==> flow/design.v <==
module Conv(
  clk,
  rst_n,
  image_valid,
  filter_valid,
  in_data,
  out_valid,
  out_data
);
input clk,rst_n,image_valid,filter_valid;
input [2:0] in_data;
output logic [8:0]out_data;
output logic out_valid;
logic [2:0] A,B,C,D,E,F,G,H,I;
logic [2:0] A1,A2,A3,A4,A5,A6,A7,A8,B1,B2,B3,B4,B5,B6,B7,B8,C1,C2,C3,C4,C5,C6,C7,C8,D1,D2,D3,D4,D5,D6,D7,D8,E1,E2,E3,E4,E5,E6,E7,E8,F1,F2,F3,F4,F5,F6,F7,F8,G1,G2,G3,G4,G5,G6,G7,G8,H1,H2,H3,H4,H5,H6,H7,H8;
logic [5:0] cntin;
logic [5:0] cnt_mul;
logic [3:0] cnt_out;
logic [8:0] CO1,CO2,CO3,CO4;
logic [8:0] CON1,CON2,CON3,CON4,CON5,CON6,CON7,CON8,CON9,CON10,CON11,CON12,CON13,CON14,CON15,CON16,CON17,CON18,CON19,CON20,CON21,CON22,CON23,CON24,CON25,CON26,CON27,CON28,CON29,CON30,CON31,CON32,CON33,CON34,CON35,CON36;
logic [2:0] i1,i2,i3,i4,i5,i6,i7,i8,i9;
logic [1:0] c_state, n_state;
logic [8:0] comp1,comp2,sol,temp_con;
parameter GET_dATA= 2'b00,MUL= 2'b01,OUT = 2'b10;
	assign comp1 = (CO1>CO2)? CO1 : CO2;
	assign comp2 = (CO3>CO4)? CO3 : CO4;
	assign sol = (comp1 >comp2)? comp1 : comp2;
always_ff @(posedge clk or negedge rst_n)
begin
	if (!rst_n) 
	begin
		out_data <= 0;
		out_valid <= 0 ;
		c_state <= 2'b00;
		cntin <=0;
		cnt_out<=0;
		cnt_mul<=0;
	end
    else        
	begin
	c_state <= n_state;
		case (c_state)
		  GET_dATA: 
			begin
				out_valid <= 0 ;
				out_data <=0;
				cnt_out<=0;
				if (filter_valid)
				begin
					A<=B;B<=C;C<=D;
					D<=E;E<=F;F<=G;
					G<=H;H<=I;I<=in_data;
				end
				else if (image_valid)
				begin
					cntin<=cntin+1;
					A1<=A2;A2<=A3;A3<=A4;A4<=A5;A5<=A6;A6<=A7;A7<=A8;A8<=B1;
					B1<=B2;B2<=B3;B3<=B4;B4<=B5;B5<=B6;B6<=B7;B7<=B8;B8<=C1;
					C1<=C2;C2<=C3;C3<=C4;C4<=C5;C5<=C6;C6<=C7;C7<=C8;C8<=D1;
					D1<=D2;D2<=D3;D3<=D4;D4<=D5;D5<=D6;D6<=D7;D7<=D8;D8<=E1;
					E1<=E2;E2<=E3;E3<=E4;E4<=E5;E5<=E6;E6<=E7;E7<=E8;E8<=F1;
					F1<=F2;F2<=F3;F3<=F4;F4<=F5;F5<=F6;F6<=F7;F7<=F8;F8<=G1;
					G1<=G2;G2<=G3;G3<=G4;G4<=G5;G5<=G6;G6<=G7;G7<=G8;G8<=H1;
					H1<=H2;H2<=H3;H3<=H4;H4<=H5;H5<=H6;H6<=H7;H7<=H8;H8<=in_data;
				end
			end
		  MUL: 
			begin
				cntin<=0;
				cnt_mul<=cnt_mul+1;
				CON1<=CON2;CON2<=CON3;CON3<=CON4;CON4<=CON5;CON5<=CON6;CON6<=CON7;CON7<=CON8;CON8<=CON9;CON9<=CON10;
				CON10<=CON11;CON11<=CON12;CON12<=CON13;CON13<=CON14;CON14<=CON15;CON15<=CON16;CON16<=CON17;CON17<=CON18;CON18<=CON19;CON19<=CON20;
				CON20<=CON21;CON21<=CON22;CON22<=CON23;CON23<=CON24;CON24<=CON25;CON25<=CON26;CON26<=CON27;CON27<=CON28;CON28<=CON29;CON29<=CON30;
				CON30<=CON31;CON31<=CON32;CON32<=CON33;CON33<=CON34;CON34<=CON35;CON35<=CON36;CON36<=temp_con;
				if (cnt_mul==0)begin
					i1<=A1;
					i2<=A2;i3<=A3;i4<=B1;i5<=B2;i6<=B3;i7<=C1;i8<=C2;i9<=C3;
				end
				else if(cnt_mul==1)begin
					i1<=A2;
					i2<=A3;i3<=A4;i4<=B2;i5<=B3;i6<=B4;i7<=C2;i8<=C3;i9<=C4;			
				end
				else if(cnt_mul==2)begin
					i1<=A3;
					i2<=A4;i3<=A5;i4<=B3;i5<=B4;i6<=B5;i7<=C3;i8<=C4;i9<=C5;				
				end
				else if(cnt_mul==3)begin
					i1<=A4;
					i2<=A5;i3<=A6;i4<=B4;i5<=B5;i6<=B6;i7<=C4;i8<=C5;i9<=C6;		
				end
				else if(cnt_mul==4)begin
					i1<=A5
					;i2<=A6;i3<=A7;i4<=B5;i5<=B6;i6<=B7;i7<=C5;i8<=C6;i9<=C7;					
				end
				else if(cnt_mul==5)begin
					i1<=A6;
					i2<=A7;i3<=A8;i4<=B6;i5<=B7;i6<=B8;i7<=C6;i8<=C7;i9<=C8;				
				end
				else if(cnt_mul==6)begin
					i1<=B1;
					i2<=B2;i3<=B3;i4<=C1;i5<=C2;i6<=C3;i7<=D1;i8<=D2;i9<=D3;
				end
				else if(cnt_mul==7)begin
					i1<=B2;
					i2<=B3;i3<=B4;i4<=C2;i5<=C3;i6<=C4;i7<=D2;i8<=D3;i9<=D4;			
				end
				else if(cnt_mul==8)begin
					i1<=B3;
					i2<=B4;i3<=B5;i4<=C3;i5<=C4;i6<=C5;i7<=D3;i8<=D4;i9<=D5;				
				end
				else if(cnt_mul==9)begin
					i1<=B4;
					i2<=B5;i3<=B6;i4<=C4;i5<=C5;i6<=C6;i7<=D4;i8<=D5;i9<=D6;		
				end
				else if(cnt_mul==10)begin
					i1<=B5;
					i2<=B6;i3<=B7;i4<=C5;i5<=C6;i6<=C7;i7<=D5;i8<=D6;i9<=D7;					
				end
				else if(cnt_mul==11)begin
					i1<=B6;
					i2<=B7;i3<=B8;i4<=C6;i5<=C7;i6<=C8;i7<=D6;i8<=D7;i9<=D8;						
				end
				else if(cnt_mul==12)begin
					i1<=C1;
					i2<=C2;i3<=C3;i4<=D1;i5<=D2;i6<=D3;i7<=E1;i8<=E2;i9<=E3;
				end
				else if(cnt_mul==13)begin
					i1<=C2;
					i2<=C3;i3<=C4;i4<=D2;i5<=D3;i6<=D4;i7<=E2;i8<=E3;i9<=E4;			
				end
				else if(cnt_mul==14)begin
					i1<=C3;
					i2<=C4;i3<=C5;i4<=D3;i5<=D4;i6<=D5;i7<=E3;i8<=E4;i9<=E5;				
				end
				else if(cnt_mul==15)begin
					i1<=C4;
					i2<=C5;i3<=C6;i4<=D4;i5<=D5;i6<=D6;i7<=E4;i8<=E5;i9<=E6;		
				end
				else if(cnt_mul==16)begin
					i1<=C5;
					i2<=C6;i3<=C7;i4<=D5;i5<=D6;i6<=D7;i7<=E5;i8<=E6;i9<=E7;					
				end
				else if(cnt_mul==17)begin
					i1<=C6;
					i2<=C7;i3<=C8;i4<=D6;i5<=D7;i6<=D8;i7<=E6;i8<=E7;i9<=E8;	
				end	
				else if (cnt_mul==18)begin
					i1<=D1;
					i2<=D2;i3<=D3;i4<=E1;i5<=E2;i6<=E3;i7<=F1;i8<=F2;i9<=F3;
				end
				else if(cnt_mul==19)begin
					i1<=D2;
					i2<=D3;i3<=D4;i4<=E2;i5<=E3;i6<=E4;i7<=F2;i8<=F3;i9<=F4;			
				end
				else if(cnt_mul==20)begin
					i1<=D3;
					i2<=D4;i3<=D5;i4<=E3;i5<=E4;i6<=E5;i7<=F3;i8<=F4;i9<=F5;				
				end
				else if(cnt_mul==21)begin
					i1<=D4;
					i2<=D5;i3<=D6;i4<=E4;i5<=E5;i6<=E6;i7<=F4;i8<=F5;i9<=F6;		
				end
				else if(cnt_mul==22)begin
					i1<=D5;
					i2<=D6;i3<=D7;i4<=E5;i5<=E6;i6<=E7;i7<=F5;i8<=F6;i9<=F7;					
				end
				else if(cnt_mul==23)begin
					i1<=D6;
					i2<=D7;i3<=D8;i4<=E6;i5<=E7;i6<=E8;i7<=F6;i8<=F7;i9<=F8;	
				end
				else if(cnt_mul==24)begin
					i1<=E1;
					i2<=E2;i3<=E3;i4<=F1;i5<=F2;i6<=F3;i7<=G1;i8<=G2;i9<=G3;
				end
				else if(cnt_mul==25)begin
					i1<=E2;
					i2<=E3;i3<=E4;i4<=F2;i5<=F3;i6<=F4;i7<=G2;i8<=G3;i9<=G4;			
				end
				else if(cnt_mul==26)begin
					i1<=E3;
					i2<=E4;i3<=E5;i4<=F3;i5<=F4;i6<=F5;i7<=G3;i8<=G4;i9<=G5;				
				end
				else if(cnt_mul==27)begin
					i1<=E4;
					i2<=E5;i3<=E6;i4<=F4;i5<=F5;i6<=F6;i7<=G4;i8<=G5;i9<=G6;		
				end
				else if(cnt_mul==28)begin
					i1<=E5;
					i2<=E6;i3<=E7;i4<=F5;i5<=F6;i6<=F7;i7<=G5;i8<=G6;i9<=G7;					
				end
				else if(cnt_mul==29)begin
					i1<=E6;
					i2<=E7;i3<=E8;i4<=F6;i5<=F7;i6<=F8;i7<=G6;i8<=G7;i9<=G8;	
				end	
				else if(cnt_mul==30)begin
					i1<=F1;
					i2<=F2;i3<=F3;i4<=G1;i5<=G2;i6<=G3;i7<=H1;i8<=H2;i9<=H3;
				end
				else if(cnt_mul==31)begin
					i1<=F2;
					i2<=F3;i3<=F4;i4<=G2;i5<=G3;i6<=G4;i7<=H2;i8<=H3;i9<=H4;			
				end
				else if(cnt_mul==32)begin
					i1<=F3;
					i2<=F4;i3<=F5;i4<=G3;i5<=G4;i6<=G5;i7<=H3;i8<=H4;i9<=H5;				
				end
				else if(cnt_mul==33)begin
					i1<=F4;
					i2<=F5;i3<=F6;i4<=G4;i5<=G5;i6<=G6;i7<=H4;i8<=H5;i9<=H6;		
				end
				else if(cnt_mul==34)begin
					i1<=F5;
					i2<=F6;i3<=F7;i4<=G5;i5<=G6;i6<=G7;i7<=H5;i8<=H6;i9<=H7;					
				end
				else if(cnt_mul==35)begin
					i1<=F6;
					i2<=F7;i3<=F8;i4<=G6;i5<=G7;i6<=G8;i7<=H6;i8<=H7;i9<=H8;	
				end
			end
		  OUT:
			begin
				cnt_mul<=0;
				cnt_out<=cnt_out+1;
				cntin <=0;
				CO1 <= CON1;CON1<=CON3;CON3<=CON5;CON5<=CON13;CON13<=CON15;CON15<=CON17;CON17<=CON25;CON25<=CON27;CON27<=CON29;
				CO2 <= CON2;CON2<=CON4;CON4<=CON6;CON6<=CON14;CON14<=CON16;CON16<=CON18;CON18<=CON26;CON26<=CON28;CON28<=CON30;
				CO3 <= CON7;CON7<=CON9;CON9<=CON11;CON11<=CON19;CON19<=CON21;CON21<=CON23;CON23<=CON31;CON31<=CON33;CON33<=CON35;
				CO4 <= CON8;CON8<=CON10;CON10<=CON12;CON12<=CON20;CON20<=CON22;CON22<=CON24;CON24<=CON32;CON32<=CON34;CON34<=CON36;
				if (cnt_out > 0 && cnt_out < 10)
				begin
					out_data<=sol;
					out_valid <= 1;
				end
			end
		endcase
    end
end	
always_comb      
begin
	n_state ='bx;
	case (c_state)
		GET_dATA: 
		    begin
			if (image_valid||filter_valid) 
				begin
				if(cntin==63) n_state = MUL;
				else n_state = GET_dATA;
				end 
			else 
				begin
				n_state = GET_dATA;
				end
			end
		MUL:
			begin
				if(cnt_mul==36)
				n_state = OUT;	
				else 
				n_state = MUL;
			end
		OUT:
			begin
			if (cnt_out == 9) n_state = GET_dATA;
			else n_state = OUT;
			end
	endcase
	temp_con = A*i1+B*i2+C*i3+D*i4+E*i5+F*i6+G*i7+H*i8+I*i9;
end
endmodule
; ---- Step by step through the tools: Conv
; Tool output for the design above before and after an edit, in the order of the flow.
; "before" refers to lines of the RTL above, "after" to lines of the edited file.
; "diff" is "after" less "before", of the values as shown; "rel_change_pct" is that difference over "before", in percent.
; Operators: Yosys type, input widths -> output width; for muxes data width and select width s.
; Cell names lack the library's common part.
; The mark n/a stands for no value.
[design]
design = Conv
clock_port = clk
lib = sky130hd
corner = tt_025C_1v80

; ---- The edit
; The edit as a unified diff against the file above.
; The edit is scripted: it alters the design's behaviour and was not made to optimise anything.
; begin of diff
@@ -24,5 +24,5 @@
 parameter GET_dATA= 2'b00,MUL= 2'b01,OUT = 2'b10;
 	assign comp1 = (CO1>CO2)? CO1 : CO2;
-	assign comp2 = (CO3>CO4)? CO3 : CO4;
+	assign comp2 = (CO3<=CO4)? CO3 : CO4;
 	assign sol = (comp1 >comp2)? comp1 : comp2;
 always_ff @(posedge clk or negedge rst_n)
; end of diff

; ---- After elaboration
; Yosys after proc, flatten, opt, wreduce and memory -nomap, before mapping. Memory bits, and registers merged into a memory's read port (data or address), are not among the register bits. Print and check cells are not counted.
[bits]
columns = element, before, after, diff, rel_change_pct
row1 = out_inout_bits, 10, 10, 0, 0.00
row2 = wordCells, 587, 587, 0, 0.00
row3 = inputBits, 7, 7, 0, 0.00
row4 = register_bits, 634, 634, 0, 0.00
[op_classes]
columns = element, before, after, diff, rel_change_pct
row1 = mul, 9, 9, 0, 0.00
row2 = equal, 43, 43, 0, 0.00
row3 = mux, 373, 373, 0, 0.00
row4 = logic, 1, 1, 0, 0.00
row5 = cmp, 5, 5, 0, 0.00
row6 = n_addsub, 11, 11, 0, 0.00
row7 = n_reduce_logical, 17, 17, 0, 0.00
[op_table]
columns = operator, before, after, diff, rel_change_pct
row1 = $gt 9x9->1, 3, 2, -1, -33.33
row2 = $le 9x9->1, 0, 1, 1, n/a
row3 = $mux 3, 324, 324, 0, 0.00
row4 = $pmux 9 s2, 33, 33, 0, 0.00
row5 = $eq 6x5->1 const B, 16, 16, 0, 0.00
row6 = $mul 3x3->6, 9, 9, 0, 0.00
row7 = $eq 6x4->1 const B, 8, 8, 0, 0.00
row8 = $eq 6x6->1 const B, 6, 6, 0, 0.00
row9 = $add 9x6->9, 5, 5, 0, 0.00
row10 = $eq 6x3->1 const B, 4, 4, 0, 0.00
row11 = $mux 9, 4, 4, 0, 0.00
row12 = $reduce_and 2->1, 4, 4, 0, 0.00
row13 = $mux 1, 3, 3, 0, 0.00
row14 = $ne 2x2->1 const B, 3, 3, 0, 0.00
row15 = $reduce_and 3->1, 3, 3, 0, 0.00
row16 = $reduce_bool 2->1, 3, 3, 0, 0.00
row17 = $add 6x1->6 const B, 2, 2, 0, 0.00
row18 = $eq 6x2->1 const B, 2, 2, 0, 0.00
row19 = $mux 2, 2, 2, 0, 0.00
row20 = $mux 6, 2, 2, 0, 0.00
row21 = $pmux 6 s2, 2, 2, 0, 0.00
row22 = $add 4x1->4 const B, 1, 1, 0, 0.00
row23 = $add 6x6->7, 1, 1, 0, 0.00
row24 = $add 7x6->8, 1, 1, 0, 0.00
row25 = $add 8x6->9, 1, 1, 0, 0.00
row26 = $eq 2x1->1 const B, 1, 1, 0, 0.00
row27 = $eq 2x2->1 const B, 1, 1, 0, 0.00
row28 = $eq 4x4->1 const B, 1, 1, 0, 0.00
; The list need not be complete.

; ---- Depth
; Longest topological path by Yosys (ltp), each cell counted once; first at word level (registers and memories cut), then after technology mapping (sequential cells cut; the memories' decode and read muxes count).
[logic_depth]
columns = element, before, after, diff, rel_change_pct
row1 = depth_word, 37, 37, 0, 0.00
row2 = ABC_AREA, 0, 0, n/a, n/a
row3 = ltp_mapped, 20, 20, 0, 0.00
row4 = depth_no_buf, 20, 20, 0, 0.00

; ---- Synthesis result
; Yosys stat after the flow's synthesis: flattened, memories mapped to cells. It holds for the ABC_AREA given above (unset counts as 0); a run with the other value may have another netlist.
[by_type]
columns = cell_type, before, after, diff, rel_change_pct
row1 = nor2_1, 156, 194, 38, 24.36
row2 = a22oi_1, 41, 70, 29, 70.73
row3 = o21ai_0, 143, 123, -20, -13.99
row4 = clkbuf_1, 123, 143, 20, 16.26
row5 = mux2i_1, 20, 38, 18, 90.00
row6 = nand2_1, 169, 186, 17, 10.06
row7 = nand3_1, 71, 54, -17, -23.94
row8 = a211oi_1, 31, 47, 16, 51.61
row9 = buf_4, 24, 12, -12, -50.00
row10 = buf_1, 5, 16, 11, 220.00
row11 = buf_2, 72, 62, -10, -13.89
row12 = or3_1, 21, 12, -9, -42.86
row13 = a21oi_1, 141, 133, -8, -5.67
row14 = o211ai_1, 36, 28, -8, -22.22
row15 = or2_2, 13, 5, -8, -61.54
row16 = o311a_1, 7, 0, -7, -100.00
row17 = nor3_1, 52, 58, 6, 11.54
row18 = a221o_1, 31, 25, -6, -19.35
; The list need not be complete.
[mapped]
columns = element, before, after, diff, rel_change_pct
row1 = synth_area_um2, 36835.3, 36381.1, -454.2, -1.23
row2 = n_buf, 239, 242, 3, 1.26
row3 = flip_flops, 635, 635, 0, 0.00
row4 = cell_count, 3086, 3075, -11, -0.36
row5 = seq_area_um2, 18924.4, 18924.4, 0.0, 0.00

; ---- Path before layout
; Source: OpenSTA report_checks on the synthesized netlist (no wires, ideal clock, input and output delay 20% of the period each), path of least setup slack; recovery checks are left aside. Register names are those of the netlist, which keeps one name where synthesis merged equal registers.
[synth_path]
columns = element, before, after, diff, rel_change_pct
row1 = kind, input -> register, input -> register, n/a, n/a
row2 = start, input filter_valid, input filter_valid, n/a, n/a
row3 = end, register A1[0], register A1[0], n/a, n/a
row4 = path_buffers, 0, 0, 0, n/a
row5 = path_delay_ns, 8.870, 8.870, 0.000, 0.00
row6 = driving_pins, 2, 2, 0, 0.00
row7 = t_first_pin_ns, 1.200, 1.200, 0.000, 0.00
row8 = path_slack_ns, -4.070, -4.070, 0.000, n/a
row9 = period_ns, 6.0, 6.0, 0.0, 0.00
row10 = required_ns, 5.253, 5.253, 0.000, 0.00
row11 = arrival_time_ns, 9.323, 9.323, 0.000, 0.00
row12 = input_delay_ns, 1.200, 1.200, 0.000, 0.00
row13 = period_less_setup_slack_ns, 10.07, 10.07, 0.00, 0.00
; "path_delay_ns" is the arrival time less input delay plus setup time.
; "driving_pins" counts driving pins, that of a launching flip-flop among them; a cell with two outputs on the path counts twice.
; "period_less_setup_slack_ns" is the clock period less the worst setup slack; recovery checks do not enter. This is arithmetic on one report: input and output delays are still those of the set period (20% each).
; Between the ends stands the longest chain of elaborated cells between them, by number of cells; it is not shown to be the way that was timed. Of several equally long chains one is given.
; A line is the first line of the expression or statement that the cell stems from. Yosys adds cells for indexed reads and writes and turns some case tables into memories.
[synth_via_before]
cell_sequence = nand2b_1 > nor2_1
elab_chain_cells = 2
cells_between = 2
cone_lines = 0
[synth_lines_before]
columns = element, line
row1 = from (decl), 10  ; input clk,rst_n,image_valid,filter_valid;
row2 = $not 1->1, n/a
row3 = $reduce_and 4->1, n/a
row4 = to (assign), 57  ; A1<=A2;A2<=A3;A3<=A4;A4<=A5;A5<=A6;A6<=A7;A7<=A8;A8<=B1;
row5 = to (decl), 15  ; logic [2:0] A1,A2,A3,A4,A5,A6,A7,A8,B1,B2,B3,B4,B5,B6,B7,B8,C1,C2,C3,C4,C5,C6,C7,C8,D1,D2,D3,D4,D5,D6,D7,D8,E1 ...
[synth_via_after]
cell_sequence = nand2b_1 > nor2_1
elab_chain_cells = 2
cells_between = 2
cone_lines = 0
[synth_lines_after]
columns = element, line
row1 = from (decl), 10  ; input clk,rst_n,image_valid,filter_valid;
row2 = $not 1->1, n/a
row3 = $reduce_and 4->1, n/a
row4 = to (assign), 57  ; A1<=A2;A2<=A3;A3<=A4;A4<=A5;A5<=A6;A6<=A7;A7<=A8;A8<=B1;
row5 = to (decl), 15  ; logic [2:0] A1,A2,A3,A4,A5,A6,A7,A8,B1,B2,B3,B4,B5,B6,B7,B8,C1,C2,C3,C4,C5,C6,C7,C8,D1,D2,D3,D4,D5,D6,D7,D8,E1 ...

; ---- Timing after layout
; From the final timing report of the runs of pair A: the path of least setup slack in the routed layout; clock arrival at registers is part of the times.
[layout_path]
columns = element, before, after, diff, rel_change_pct
row1 = kind, register -> register, register -> register, n/a, n/a
row2 = start, register i4[1], register C[2], n/a, n/a
row3 = end, register CON36[8], register CON36[8], n/a, n/a
row4 = path_slack_ns, 0.20, 0.20, 0.00, n/a
row5 = t_first_pin_ns, 0.64, 0.62, -0.02, -3.12
row6 = driving_pins, 19, 19, 0, 0.00
row7 = required_ns, 6.02, 6.00, -0.02, -0.33
row8 = arrival_time_ns, 5.83, 5.80, -0.03, -0.51
row9 = path_buffers, 0, 0, 0, n/a
row10 = period_ns, 5.63, 5.63, 0.00, 0.00
; Between the ends stands the longest chain of elaborated cells between them, by number of cells; it is not shown to be the way that was timed. Of several equally long chains one is given.
; A register here has more assigning lines than the two given.
[layout_via_before]
cell_sequence = edfxtp_1 > nand2_1 > fa_1 > fa_1 > inv_1 > fa_1 > inv_1 > fa_1 > fa_1 > fa_1 > inv_1 > ha_1 > ha_2 > fa_2 > a21o_1 > a21oi_2 > o21bai_1 > a21oi_2 > xor2_1
elab_chain_cells = 7
cells_between = 7
cone_lines = 1
[layout_lines_before]
columns = element, line
row1 = from (decl), 21  ; logic [2:0] i1,i2,i3,i4,i5,i6,i7,i8,i9;
row2 = from (assign), 77  ; i2<=A2;i3<=A3;i4<=B1;i5<=B2;i6<=B3;i7<=C1;i8<=C2;i9<=C3;
row3 = from (assign), 81  ; i2<=A3;i3<=A4;i4<=B2;i5<=B3;i6<=B4;i7<=C2;i8<=C3;i9<=C4;
row4 = $mul 3x3->6, 267  ; temp_con = A*i1+B*i2+C*i3+D*i4+E*i5+F*i6+G*i7+H*i8+I*i9;
row5 = $add 8x6->9, 267
row6 = $add 9x6->9 (5 in a row), 267
row7 = to (assign), 74  ; CON30<=CON31;CON31<=CON32;CON32<=CON33;CON33<=CON34;CON34<=CON35;CON35<=CON36;CON36<=temp_con;
row8 = to (decl), 20  ; logic [8:0] CON1,CON2,CON3,CON4,CON5,CON6,CON7,CON8,CON9,CON10,CON11,CON12,CON13,CON14,CON15,CON16,CON17,CON18 ...
[layout_via_after]
cell_sequence = edfxtp_1 > nand2_1 > fa_1 > fa_1 > inv_1 > fa_1 > inv_1 > fa_1 > fa_1 > fa_1 > inv_1 > ha_1 > ha_1 > fa_2 > a21o_1 > a21oi_2 > o21bai_1 > a21oi_2 > xor2_1
elab_chain_cells = 8
cells_between = 8
cone_lines = 1
[layout_lines_after]
columns = element, line
row1 = from (decl), 14  ; logic [2:0] A,B,C,D,E,F,G,H,I;
row2 = from (assign), 50  ; A<=B;B<=C;C<=D;
row3 = $mul 3x3->6, 267  ; temp_con = A*i1+B*i2+C*i3+D*i4+E*i5+F*i6+G*i7+H*i8+I*i9;
row4 = $add 7x6->8, 267
row5 = $add 8x6->9, 267
row6 = $add 9x6->9 (5 in a row), 267
row7 = to (assign), 74  ; CON30<=CON31;CON31<=CON32;CON32<=CON33;CON33<=CON34;CON34<=CON35;CON35<=CON36;CON36<=temp_con;
row8 = to (decl), 20  ; logic [8:0] CON1,CON2,CON3,CON4,CON5,CON6,CON7,CON8,CON9,CON10,CON11,CON12,CON13,CON14,CON15,CON16,CON17,CON18 ...

; ---- Flow runs
; Both versions went through the flow (Yosys, OpenROAD) with the same settings in each pair. Constraints: input delay and output delay 20% of the set period each, output load 0.01 pF.
[settings_pair_A]
CORE_UTILIZATION = 40
period_ns = 5.63
CAP_MARGIN = 20
CORE_MARGIN = 2
SLEW_MARGIN = 20
[results_pair_A]
columns = element, before, after, diff, rel_change_pct
row1 = tns_ns, 0.000, 0.000, 0.000, n/a
row2 = synthArea_um2, 36835.3, 36381.1, -454.2, -1.23
row3 = totalPower_uw, 10573, 10487, -86, -0.81
row4 = final_setup_ws_ns, 0.197, 0.201, 0.004, n/a
row5 = final_stdcell_area_um2, 40844.2, 40380.0, -464.2, -1.14
row6 = hold_ws_ns, 0.419, 0.408, -0.011, n/a
row7 = dieArea_um2, 94531.7, 93382.2, -1149.5, -1.22
row8 = finalUtil_frac, 0.446, 0.449, 0.003, n/a
row9 = timing.achieved_period_ns, 5.433, 5.429, -0.004, -0.07
[settings_pair_B]
CELL_PAD_IN_SITES_DETAIL_PLACEMENT = 1
CORE_ASPECT_RATIO = 0.74
CORE_UTILIZATION = 33
CTS_CLUSTER_DIAMETER = 42
CTS_CLUSTER_SIZE = 62
MAX_ROUTING_LAYER = met5
PLACE_DENSITY_LB_ADDON = 0.08
SETUP_SLACK_MARGIN = 0.19
period_ns = 4.0
CAP_MARGIN = 20
CORE_MARGIN = 2
SLEW_MARGIN = 20
[results_pair_B]
columns = element, before, after, diff, rel_change_pct
row1 = tns_ns, -8.247, -7.536, 0.711, n/a
row2 = synthArea_um2, 36835.3, 36381.1, -454.2, -1.23
row3 = totalPower_uw, 16939, 17539, 600, 3.54
row4 = final_setup_ws_ns, -1.451, -1.340, 0.111, n/a
row5 = final_stdcell_area_um2, 45484.9, 46189.3, 704.4, 1.55
row6 = dieArea_um2, 114341.0, 112948.0, -1393.0, -1.22
row7 = finalUtil_frac, 0.411, 0.424, 0.013, n/a
row8 = timing.achieved_period_ns, 5.451, 5.340, -0.111, -2.04
; "timing.achieved_period_ns" = clock period - worst setup slack. The figure is calculated, with input and output delays left at 20% of the set period.
; By "totalPower_uw" is meant OpenSTA's value without simulated activity: inputs other than the clock are taken to toggle once in ten clock periods, and the tool carries that through the logic.
